==> flow/design.v <==
module controller (
    input logic clk,
    input logic reset,
    output logic load_sreg,
    output logic transmit_pixel,
    output logic [5:0] pixel,
    output logic [4:0] frame
);
    localparam TRANSMIT_FRAME       = 1'b0;
    localparam IDLE                 = 1'b1;
    localparam [2:0] READ_CH_VALS   = 3'b001;
    localparam [2:0] LOAD_SREG      = 3'b010;
    localparam [2:0] TRANSMIT_PIXEL = 3'b100;
    localparam [8:0] TRANSMIT_CYCLES    = 9'd360;        
    localparam [22:0] IDLE_CYCLES       = 23'd2400;
    logic state;
    logic next_state;
    logic [2:0] transmit_phase;
    logic [2:0] next_transmit_phase;
    logic [5:0] pixel_counter;
    logic [4:0] frame_counter;
    logic [8:0] transmit_counter;
    logic [22:0] idle_counter;
    logic transmit_pixel_done;
    logic idle_done;
    assign transmit_pixel_done = (transmit_counter == TRANSMIT_CYCLES - 1);
    assign idle_done = (idle_counter == IDLE_CYCLES - 1);
    always_ff @(posedge clk) begin
        if (reset) begin
            state <= TRANSMIT_FRAME;
            transmit_phase <= READ_CH_VALS;
        end
        else begin
            state <= next_state;
            transmit_phase <= next_transmit_phase;
        end
    end
    always_comb begin
        next_state = state;
        case (state)
            TRANSMIT_FRAME:
                if ((pixel_counter == 6'd63) && (transmit_pixel_done))
                    next_state = IDLE;
                else
                    next_state = TRANSMIT_FRAME;
            IDLE:
                if (idle_done)
                    next_state = TRANSMIT_FRAME;
                else
                    next_state = IDLE;
        endcase
    end
    always_comb begin
        next_transmit_phase = READ_CH_VALS;
        if (state == TRANSMIT_FRAME) begin
            case (transmit_phase)
                READ_CH_VALS:
                    next_transmit_phase = LOAD_SREG;
                LOAD_SREG:
                    next_transmit_phase = TRANSMIT_PIXEL;
                TRANSMIT_PIXEL:
                    next_transmit_phase = transmit_pixel_done ? READ_CH_VALS : TRANSMIT_PIXEL;
                default: ;
            endcase
        end
    end
    always_ff @(posedge clk) begin
        if (reset) begin
            pixel_counter <= 6'd0;
        end
        else if ((state == TRANSMIT_FRAME) && transmit_pixel_done) begin
            pixel_counter <= pixel_counter + 1;
        end
    end
    always_ff @(posedge clk) begin
        if (reset) begin
            frame_counter <= 5'd0;
        end
        else if (idle_done) begin
            frame_counter <= frame_counter + 1;
        end
    end
    always_ff @(posedge clk) begin
        if (reset) begin
            transmit_counter <= 9'd0;
        end
        else if (transmit_phase == TRANSMIT_PIXEL) begin
            transmit_counter <= transmit_counter + 1;
        end
        else begin
            transmit_counter <= 9'd0;
        end
    end
    always_ff @(posedge clk) begin
        if (reset) begin
            idle_counter <= 23'd0;
        end
        else if (state == IDLE) begin
            idle_counter <= idle_counter + 1;
        end
        else begin
            idle_counter <= 23'd0;
        end
    end
    assign pixel = pixel_counter;
    assign frame = frame_counter;
    assign load_sreg = (transmit_phase == LOAD_SREG);
    assign transmit_pixel = (transmit_phase == TRANSMIT_PIXEL);
endmodule
module ws2812b(
    input logic clk,
    input logic reset,
    input logic serial_in,
    input logic transmit,
    output logic ws2812b_out,
    output logic shift
);
    localparam IDLE = 1'b0;
    localparam TRANSMITTING = 1'b1;
    localparam T0_CYCLE_COUNT = 4'd5;
    localparam T1_CYCLE_COUNT = 4'd10;
    localparam MAX_CYCLE_COUNT = 4'd15;
    logic state;
    logic [3:0] cycle_count;
    logic bit_being_sent;
    always_ff @(posedge clk) begin
        if (reset) begin
            state <= IDLE;
            cycle_count <= 4'd0;
            bit_being_sent <= 1'b0;
        end
        else begin
            case (state)
                IDLE:
                    if (transmit == 1'b1) begin
                        state <= TRANSMITTING;
                        cycle_count <= 4'd0;
                        bit_being_sent <= serial_in;
                    end
                TRANSMITTING:
                    if (transmit == 1'b0) begin
                        state <= IDLE;
                    end
                    else if (cycle_count == MAX_CYCLE_COUNT - 1) begin
                        cycle_count <= 4'd0;
                        bit_being_sent <= serial_in;
                    end
                    else begin
                        cycle_count <= cycle_count + 1;
                    end
                default:
                    state <= IDLE;
            endcase
        end
    end
    always_comb begin
        if (state == TRANSMITTING)
            if (bit_being_sent == 1'b0)
                ws2812b_out = (cycle_count < T0_CYCLE_COUNT);
            else
                ws2812b_out = (cycle_count < T1_CYCLE_COUNT);
        else
            ws2812b_out = 1'b0;
    end
    assign shift = (state == TRANSMITTING) && (cycle_count == 4'd0);
endmodule
module rules (
    input logic clk,
    input logic reset,
    input logic step,            
    input logic [127:0] initial_pattern,
    output logic [127:0] grid    
);
    logic [127:0] next_grid;
    always_ff @(posedge clk) begin
        if (reset) begin
            grid <= initial_pattern;
        end
        else if (step) begin
            grid <= next_grid;
        end
    end
    function automatic int neighbors(input int row, input int col, input logic [127:0] g);
        int living;
        int r, c, nr, nc, idx;
        living = 0;
            for (nr = -1; nr <= 1; nr++) begin  
                for (nc = -1; nc <= 1; nc++) begin  
                    if (!(nr == 0 && nc == 0)) begin  
                        r = (row + nr + 8) % 8;  
                        c = (col + nc + 8) % 8;  
                        idx = r * 8 + c;  
                        if (g[2*idx +: 2] == 2'b11) living++;  
                    end
                end
            end
        neighbors =  living;  
    endfunction
generate;
    genvar ir, ic;
    for (ir=0; ir<8; ir++) begin  
        for (ic=0; ic<8; ic++) begin  
            localparam int index = ir * 8 + ic;  
            int living_neighbors;
            always_comb begin
                living_neighbors = neighbors(ir, ic, grid); 
                if (grid[2*index +: 2] == 2'b11) begin  
                    if (living_neighbors == 2 || living_neighbors==3) begin
                        next_grid[2*index +: 2] = 2'b11;
                    end
                    else begin
                        next_grid[2*index +: 2] = 2'b01;
                    end
                end
                else if (grid[2*index +: 2] == 2'b01) begin  
                    if (living_neighbors == 3) begin
                        next_grid[2*index +: 2] = 2'b11;
                    end
                    else begin
                        next_grid[2*index +: 2] = 2'b10;
                    end
                end
                else if (grid[2*index +: 2] == 2'b10) begin  
                    if (living_neighbors == 3) begin
                        next_grid[2*index +: 2] = 2'b11;
                    end
                    else begin
                        next_grid[2*index +: 2] = 2'b00;
                    end
                end
                else  begin  
                    if (living_neighbors == 3) begin
                        next_grid[2*index +: 2] = 2'b11;
                    end
                    else begin
                        next_grid[2*index +: 2] = 2'b00;
                    end
                end
            end
        end
    end
endgenerate
endmodule
module top(
    input logic         clk,
    input logic         SW,          
    input logic [63:0]  pattern,     
    output logic        _48b         
);
    logic [127:0] grid;
    logic [127:0] initial_pattern;
    logic step_game;
    logic reset;
    logic [23:0] shift_reg;
    logic shift;
    logic ws2812b_out;
    logic [5:0] pixel;
    logic load_sreg;
    logic transmit_pixel;
    logic [4:0] frame;
    logic [4:0] last_frame;
    localparam [23:0] OFF     = 24'h000000;
    localparam [23:0] RED     = 24'h00FF00;
    localparam [23:0] GREEN   = 24'hFF0000;
    localparam [23:0] BLUE    = 24'h0000FF;
    genvar gi;
    generate
        for (gi = 0; gi < 64; gi++) begin : g_init
            assign initial_pattern[2*gi +: 2] = pattern[gi] ? 2'b11 : 2'b00;
        end
    endgenerate
    assign reset = ~SW;
    rules u3 (
        .clk(clk),
        .reset(reset),
        .step(step_game),
        .initial_pattern(initial_pattern),
        .grid(grid)  
    );
    ws2812b u4 (
        .clk            (clk),
        .reset          (reset),
        .serial_in      (shift_reg[23]),
        .transmit       (transmit_pixel),
        .ws2812b_out    (ws2812b_out),
        .shift          (shift)
    );
    controller u5 (
        .clk            (clk),
        .reset          (reset),
        .load_sreg      (load_sreg),
        .transmit_pixel (transmit_pixel),
        .pixel          (pixel),
        .frame          (frame)
    );
    always_ff @(posedge clk) begin
        if (reset)
            last_frame <= 5'd0;
        else
            last_frame <= frame;
    end
    assign step_game = (frame != last_frame);  
    always_ff @(posedge clk) begin
        if (reset) begin
            shift_reg <= OFF;
        end
        else if (load_sreg) begin
            if (grid[2*pixel +: 2] == 2'b11) begin  
                shift_reg <= GREEN;
            end
            else if (grid[2*pixel +: 2] == 2'b01) begin  
                shift_reg <= BLUE;
            end
            else if (grid[2*pixel +: 2] == 2'b10) begin  
                shift_reg <= RED;
            end
            else begin  
                shift_reg <= OFF;
            end
        end
        else if (shift) begin
            shift_reg <= { shift_reg[22:0], 1'b0 };
        end
    end
    assign _48b = ws2812b_out;
endmodule
=== Step by step through the tools: top ===
Tool output for the design above before and after an edit, in the order of the flow.
"unedited" refers to lines of the RTL above, "edited" to lines of the edited file.
"change": "edited" minus "unedited" as printed here.
Operators: Yosys type, input widths -> output width; for muxes data width and select width s.
Cell names lack the library's common part.
The mark -- stands for no value.

* Top module: top
* Clock input: clk
* Standard-cell library: sky130hd
* Corner: tt_025C_1v80

=== Diff ===
The edit as a unified diff against the file above.
A script made this edit. It changes what the design does and was not meant as an optimisation.

<pre>
@@ -60,5 +60,5 @@
                     next_transmit_phase = TRANSMIT_PIXEL;
                 TRANSMIT_PIXEL:
-                    next_transmit_phase = transmit_pixel_done ? READ_CH_VALS : TRANSMIT_PIXEL;
+                    next_transmit_phase = READ_CH_VALS;
                 default: ;
             endcase
</pre>

=== Word-level counts ===
Counts by Yosys on the flattened word-level netlist (proc, flatten, opt, wreduce; memories kept). Register bits leave out memories and registers merged into their read ports (data or address). Print and check cells are left out. Cells with the same type and inputs are merged into one.

{| class="wikitable"
|+ Word-level totals
! item !! unedited !! edited !! change
|-
| bits of input ports || 66 || 66 || 0
|-
| output and inout bits || 1 || 1 || 0
|-
| flip-flop bits (word level) || 210 || 210 || 0
|-
| word-level cells || 1735 || 1734 || -1
|}

{| class="wikitable"
|+ Operators by class
! item !! unedited !! edited !! change
|-
| bitwise operators || 3 || 3 || 0
|-
| shift operators || 1 || 1 || 0
|-
| equal/unequal tests || 271 || 271 || 0
|-
| reductions and logical operators || 74 || 74 || 0
|-
| muxes and demuxes || 919 || 918 || -1
|-
| $add $sub $neg || 453 || 453 || 0
|-
| order comparisons || 2 || 2 || 0
|}

{| class="wikitable"
|+ Operator list
! cell !! unedited !! edited !! change
|-
| $mux 3 || 1 || 0 || -1
|-
| $pmux 3 s3 || 1 || 0 || -1
|-
| $pmux 3 s2 || 0 || 1 || +1
|-
| $add 32x2->32 const B || 448 || 448 || 0
|-
| $mux 32 || 448 || 448 || 0
|-
| $mux 2 || 320 || 320 || 0
|-
| $mux 1 || 136 || 136 || 0
|-
| $eq 32x3->1 const B || 128 || 128 || 0
|-
| $eq 2x2->1 const B || 66 || 66 || 0
|-
| $eq 2x1->1 const B || 65 || 65 || 0
|-
| $logic_or 1x1->1 || 64 || 64 || 0
|-
| $logic_and 1x1->1 || 3 || 3 || 0
|-
| $mux 24 || 3 || 3 || 0
|-
| $mux 4 || 3 || 3 || 0
|-
| $ne 2x1->1 const B || 3 || 3 || 0
|-
| $not 1->1 || 3 || 3 || 0
|-
| $reduce_and 2->1 || 3 || 3 || 0
|-
| $mux 128 || 2 || 2 || 0
|-
| $mux 16 || 2 || 2 || 0
|-
| $pmux 1 s2 || 2 || 2 || 0
|-
| $add 23x1->23 const B || 1 || 1 || 0
|-
| $add 4x1->4 const B || 1 || 1 || 0
|-
| $add 5x1->5 const B || 1 || 1 || 0
|-
| $add 6x1->6 const B || 1 || 1 || 0
|-
| $add 9x1->9 const B || 1 || 1 || 0
|-
| $eq 23x12->1 const B || 1 || 1 || 0
|-
| $eq 3x1->1 const B || 1 || 1 || 0
|-
| $eq 3x2->1 const B || 1 || 1 || 0
|}

Not every row of either side is listed.

=== Depth ===
Longest topological path by Yosys (ltp), each cell counted once; first at word level (registers and memories cut), then after technology mapping (sequential cells cut; the memories' decode and read muxes count).

{| class="wikitable"
|+ Logic depth
! item !! unedited !! edited !! change
|-
| depth in word-level cells || 22 || 22 || 0
|-
| ABC_AREA || 0 || 0 || --
|-
| gate-level depth with buffers || 32 || 29 || -3
|}

=== Synthesis result ===
Yosys stat after the flow's synthesis: flattened, memories mapped to cells. It holds for the ABC_AREA given above (unset counts as 0); a run with the other value may have another netlist.

{| class="wikitable"
|+ Cells by type
! cell !! unedited !! edited !! change
|-
| nor2_1 || 377 || 336 || -41
|-
| nand2_1 || 550 || 521 || -29
|-
| o21ai_0 || 190 || 210 || +20
|-
| o211ai_1 || 48 || 64 || +16
|-
| xor2_1 || 133 || 148 || +15
|-
| buf_2 || 72 || 87 || +15
|-
| clkbuf_1 || 178 || 165 || -13
|-
| mux2i_1 || 71 || 58 || -13
|-
| a211oi_1 || 55 || 42 || -13
|-
| or2_2 || 26 || 13 || -13
|-
| o2111ai_1 || 23 || 13 || -10
|-
| xnor2_2 || 6 || 15 || +9
|-
| inv_1 || 291 || 283 || -8
|-
| a21o_1 || 56 || 48 || -8
|-
| a21boi_0 || 6 || 14 || +8
|-
| a21oi_1 || 180 || 173 || -7
|-
| nand4_1 || 94 || 101 || +7
|-
| o311ai_0 || 29 || 22 || -7
|}

Not every row of either side is listed.

{| class="wikitable"
|+ Mapped netlist
! item !! unedited !! edited !! change
|-
| mapped flip-flops || 210 || 210 || 0
|-
| buffer cells || 351 || 349 || -2
|-
| mapped area (µm²) || 41965.2 || 41429.7 || -535.5
|-
| sequential area (µm²) || 5485.3 || 5485.3 || 0.0
|-
| standard cells after synthesis || 5300 || 5202 || -98
|}

The figures by module come from a second, unflattened synthesis with its own total; it is not the netlist above.

{| class="wikitable"
|+ Second synthesis, totals
! item !! unedited !! edited !! change
|-
| cells (unflattened synthesis) || 5447 || 5462 || +15
|-
| area (unflattened synthesis) (µm²) || 43377.9 || 43118.9 || -259.0
|}

Each row is one instance without its submodules.

{| class="wikitable"
|+ Modules, unedited
! module !! instances !! area (µm²) !! cells
|-
| rules || 1 || 38558.2 || 4928
|-
| top || 1 || 2386.0 || 235
|-
| controller || 1 || 2092.0 || 242
|-
| ws2812b || 1 || 341.6 || 42
|}

{| class="wikitable"
|+ Modules, edited
! module !! instances !! area (µm²) !! cells
|-
| rules || 1 || 38291.7 || 4949
|-
| top || 1 || 2386.0 || 235
|-
| controller || 1 || 2099.5 || 236
|-
| ws2812b || 1 || 341.6 || 42
|}

=== Worst setup path after synthesis ===
OpenSTA on the mapped netlist: ideal clock, no wires. The path of least setup slack (recovery checks aside). Input and output delay are each 20% of the period. Register names are those of the netlist, which keeps one name where synthesis merged equal registers.

{| class="wikitable"
|+ Path after synthesis
! item !! unedited !! edited !! change
|-
| kind || input port to flip-flop || input port to flip-flop || --
|-
| from || input port SW || input port SW || --
|-
| to || register u3.grid[0] || register u3.grid[0] || --
|-
| driving pins on the path || 5 || 5 || 0
|-
| path delay (ps) || 5407 || 5444 || +37
|-
| period (ps) || 10000 || 10000 || 0
|-
| library setup time (ps) || 1430 || 1430 || 0
|-
| arrival time (ps) || 5977 || 6014 || +37
|-
| external input delay (ps) || 2000 || 2000 || 0
|-
| slack (ps) || 2592 || 2556 || -36
|-
| time at the first pin (ps) || 2000 || 2000 || 0
|-
| data required time (ps) || 8570 || 8570 || 0
|-
| synthesis period reached (ps) || 7408 || 7444 || +36
|}

"path delay" = arrival - input delay + setup time.
"driving pins on the path" counts driving pins, that of a launching flip-flop among them; a cell with two outputs on the path counts twice.
"synthesis period reached" is the clock period less the worst setup slack; recovery checks do not enter. This is arithmetic on one report: input and output delays are still those of the set period (20% each).
The rows between start and end are the longest chain of elaborated cells between them; the timing report does not say that the signal goes this way. Where chains are equally long, one stands for them.
A line is the first line of the expression or statement that the cell stems from. Yosys adds cells for indexed reads and writes and turns some case tables into memories.
unedited: The path ends at the enable pin of a flip-flop; only ways to that pin are counted.

On the way, after synthesis, unedited:
* Cells stage by stage: clkbuf_1 > clkbuf_1 > clkbuf_1 > buf_1 > nand3_1
* Length of the longest elaborated chain: 1
* Elaborated cells between the ends (all ways): 1

{| class="wikitable"
|+ Ends and longest elaborated chain, after synthesis, unedited
! item !! line !! source
|-
| start, declared || 246 || <nowiki>input logic         SW,</nowiki>
|-
| $ne 2x1->1 || -- ||
|-
| end, assigned || 177 || <nowiki>grid <= initial_pattern;</nowiki>
|-
| end, assigned || 180 || <nowiki>grid <= next_grid;</nowiki>
|-
| end, declared || 172 || <nowiki>output logic [127:0] grid</nowiki>
|}

edited: The path ends at the enable pin of a flip-flop; only ways to that pin are counted.

On the way, after synthesis, edited:
* Cells stage by stage: clkbuf_1 > clkbuf_1 > clkbuf_1 > buf_1 > nand3_1
* Length of the longest elaborated chain: 1
* Elaborated cells between the ends (all ways): 1

{| class="wikitable"
|+ Ends and longest elaborated chain, after synthesis, edited
! item !! line !! source
|-
| start, declared || 246 || <nowiki>input logic         SW,</nowiki>
|-
| $ne 2x1->1 || -- ||
|-
| end, assigned || 177 || <nowiki>grid <= initial_pattern;</nowiki>
|-
| end, assigned || 180 || <nowiki>grid <= next_grid;</nowiki>
|-
| end, declared || 172 || <nowiki>output logic [127:0] grid</nowiki>
|}

=== Worst path after layout ===
Path of least setup slack in the final report of each run of set A (OpenROAD, finished layout, wires in). Where an end is a register, its clock arrival counts in the times.
The path's times are printed in steps of 10 ps; the period is the one set.

{| class="wikitable"
|+ Path after layout
! item !! unedited !! edited !! change
|-
| kind || flip-flop to flip-flop || flip-flop to flip-flop || --
|-
| from || register u3.grid[119] || register u3.grid[33] || --
|-
| to || register u3.grid[9] || register u3.grid[51] || --
|-
| driving pins on the path || 26 || 28 || +2
|-
| arrival time (ps) || 6060 || 6200 || +140
|-
| library setup time (ps) || 260 || 150 || -110
|-
| data required time (ps) || 7040 || 7160 || +120
|-
| period (ps) || 6700 || 6700 || 0
|-
| time at the first pin (ps) || 590 || 600 || +10
|-
| slack (ps) || 990 || 960 || -30
|}

The rows between start and end are the longest chain of elaborated cells between them; the timing report does not say that the signal goes this way. Where chains are equally long, one stands for them.

On the way, after layout, unedited:
* Cells stage by stage: edfxtp_1 > and2_1 > inv_1 > ha_1 > xnor2_1 > ha_1 > nor2_1 > a31oi_1 > ha_1 > nand3b_1 > o31ai_1 > a41oi_1 > ha_1 > nand2_1 > a21boi_0 > inv_1 > ha_1 > nor2_1 > a21oi_1 > ha_1 > xnor3_1 > nor2_1 > o21ai_0 > nor3_1 > o311ai_0 > nand3_1
* Length of the longest elaborated chain: 22
* Elaborated cells between the ends (all ways): 25

{| class="wikitable"
|+ Ends and longest elaborated chain, after layout, unedited
! item !! line !! source
|-
| start, declared || 172 || <nowiki>output logic [127:0] grid</nowiki>
|-
| start, assigned || 177 || <nowiki>grid <= initial_pattern;</nowiki>
|-
| start, assigned || 180 || <nowiki>grid <= next_grid;</nowiki>
|-
| $eq 2x2->1 || 193 || <nowiki>if (g[2*idx +: 2] == 2'b11) living++;</nowiki>
|-
| $mux 1 || 193 ||
|-
| $add 32x2->32 || 193 ||
|-
| $mux 32 || 193 ||
|-
| $add 32x2->32 || 193 ||
|-
| $mux 32 || 193 ||
|-
| $add 32x2->32 || 193 ||
|-
| [8 not listed] || -- ||
|-
| $mux 32 || 193 ||
|-
| $eq 32x3->1 || 224 || <nowiki>if (living_neighbors == 3) begin</nowiki>
|-
| $mux 2 || 224 ||
|-
| $mux 2 || 215 || <nowiki>else if (grid[2*index +: 2] == 2'b01) begin</nowiki>
|-
| $mux 2 || 207 || <nowiki>if (grid[2*index +: 2] == 2'b11) begin</nowiki>
|-
| $mux 128 || 179 || <nowiki>else if (step) begin</nowiki>
|-
| $mux 128 || 176 || <nowiki>if (reset) begin</nowiki>
|-
| end, assigned || 177 ||
|-
| end, assigned || 180 ||
|-
| end, declared || 172 ||
|}

On the way, after layout, edited:
* Cells stage by stage: edfxtp_1 > and2_0 > inv_1 > ha_1 > inv_1 > xnor2_1 > ha_1 > mux2i_1 > inv_1 > ha_1 > nand2_1 > o21ai_0 > ha_1 > nor2_1 > nor2_1 > ha_1 > nand2_1 > o31ai_1 > ha_1 > nand3_1 > xnor2_1 > xnor3_1 > or2_0 > mux2_2 > nor2_1 > mux2i_1 > or4_1 > a2bb2oi_1
* Length of the longest elaborated chain: 22
* Elaborated cells between the ends (all ways): 25

{| class="wikitable"
|+ Ends and longest elaborated chain, after layout, edited
! item !! line !! source
|-
| start, declared || 172 || <nowiki>output logic [127:0] grid</nowiki>
|-
| start, assigned || 177 || <nowiki>grid <= initial_pattern;</nowiki>
|-
| start, assigned || 180 || <nowiki>grid <= next_grid;</nowiki>
|-
| $eq 2x2->1 || 193 || <nowiki>if (g[2*idx +: 2] == 2'b11) living++;</nowiki>
|-
| $mux 1 || 193 ||
|-
| $add 32x2->32 || 193 ||
|-
| $mux 32 || 193 ||
|-
| $add 32x2->32 || 193 ||
|-
| $mux 32 || 193 ||
|-
| $add 32x2->32 || 193 ||
|-
| [8 not listed] || -- ||
|-
| $mux 32 || 193 ||
|-
| $eq 32x3->1 || 224 || <nowiki>if (living_neighbors == 3) begin</nowiki>
|-
| $mux 2 || 224 ||
|-
| $mux 2 || 215 || <nowiki>else if (grid[2*index +: 2] == 2'b01) begin</nowiki>
|-
| $mux 2 || 207 || <nowiki>if (grid[2*index +: 2] == 2'b11) begin</nowiki>
|-
| $mux 128 || 179 || <nowiki>else if (step) begin</nowiki>
|-
| $mux 128 || 176 || <nowiki>if (reset) begin</nowiki>
|-
| end, assigned || 177 ||
|-
| end, assigned || 180 ||
|-
| end, declared || 172 ||
|}

=== Layout results ===
Both versions went through the flow (Yosys, OpenROAD) with the same settings in each pair. Constraints: input delay and output delay 20% of the set period each, output load 0.01 pF.

Flow settings, set A:
* CORE_UTILIZATION: 40
* period_ns: 6.7
* CAP_MARGIN: 20
* CORE_MARGIN: 2
* SLEW_MARGIN: 20

{| class="wikitable"
|+ Measured results, set A
! item !! unedited !! edited !! change
|-
| die footprint (µm²) || 107518.0 || 106165.0 || -1353.0
|-
| total negative setup slack (ps) || 0 || 0 || 0
|-
| achieved period (ps) || 5715 || 5745 || +30
|-
| smallest setup slack (ps) || 985 || 955 || -30
|-
| standard-cell area after layout (µm²) || 45348.5 || 44843.0 || -505.5
|-
| synthesized cell area (µm²) || 41965.2 || 41429.7 || -535.5
|-
| worst-case hold slack (ps) || 440 || 448 || +8
|-
| post-layout utilization || 0.437 || 0.435 || -0.002
|}

Flow settings, set B:
* ABC_AREA: 1
* CAP_MARGIN: 30
* CELL_PAD_IN_SITES_GLOBAL_PLACEMENT: 0
* CORE_UTILIZATION: 48
* CTS_CLUSTER_DIAMETER: 319
* CTS_CLUSTER_SIZE: 99
* PLACE_DENSITY_LB_ADDON: 0.26
* SETUP_SLACK_MARGIN: 0.93
* SLEW_MARGIN: 0
* period_ns: 10.8
* CORE_MARGIN: 2

{| class="wikitable"
|+ Measured results, set B
! item !! unedited !! edited !! change
|-
| overall power (W) || 0.008856 || 0.008752 || -0.000104
|-
| die footprint (µm²) || 89436.9 || 88681.9 || -755.0
|-
| total negative setup slack (ps) || 0 || 0 || 0
|-
| achieved period (ps) || 5811 || 5636 || -175
|-
| smallest setup slack (ps) || 4989 || 5164 || +175
|-
| standard-cell area after layout (µm²) || 43033.8 || 42640.9 || -392.9
|-
| synthesized cell area (µm²) || 41788.8 || 41431.0 || -357.8
|-
| worst-case hold slack (ps) || 387 || 427 || +40
|-
| post-layout utilization || 0.498 || 0.499 || +0.001
|}

"achieved period": clock period set for the run, less the worst setup slack. It is reckoned from that one timing run; input and output delays stay at 20% of the period that was set.
By "overall power" is meant OpenSTA's value without simulated activity: inputs other than the clock are taken to toggle once in ten clock periods, and the tool carries that through the logic.
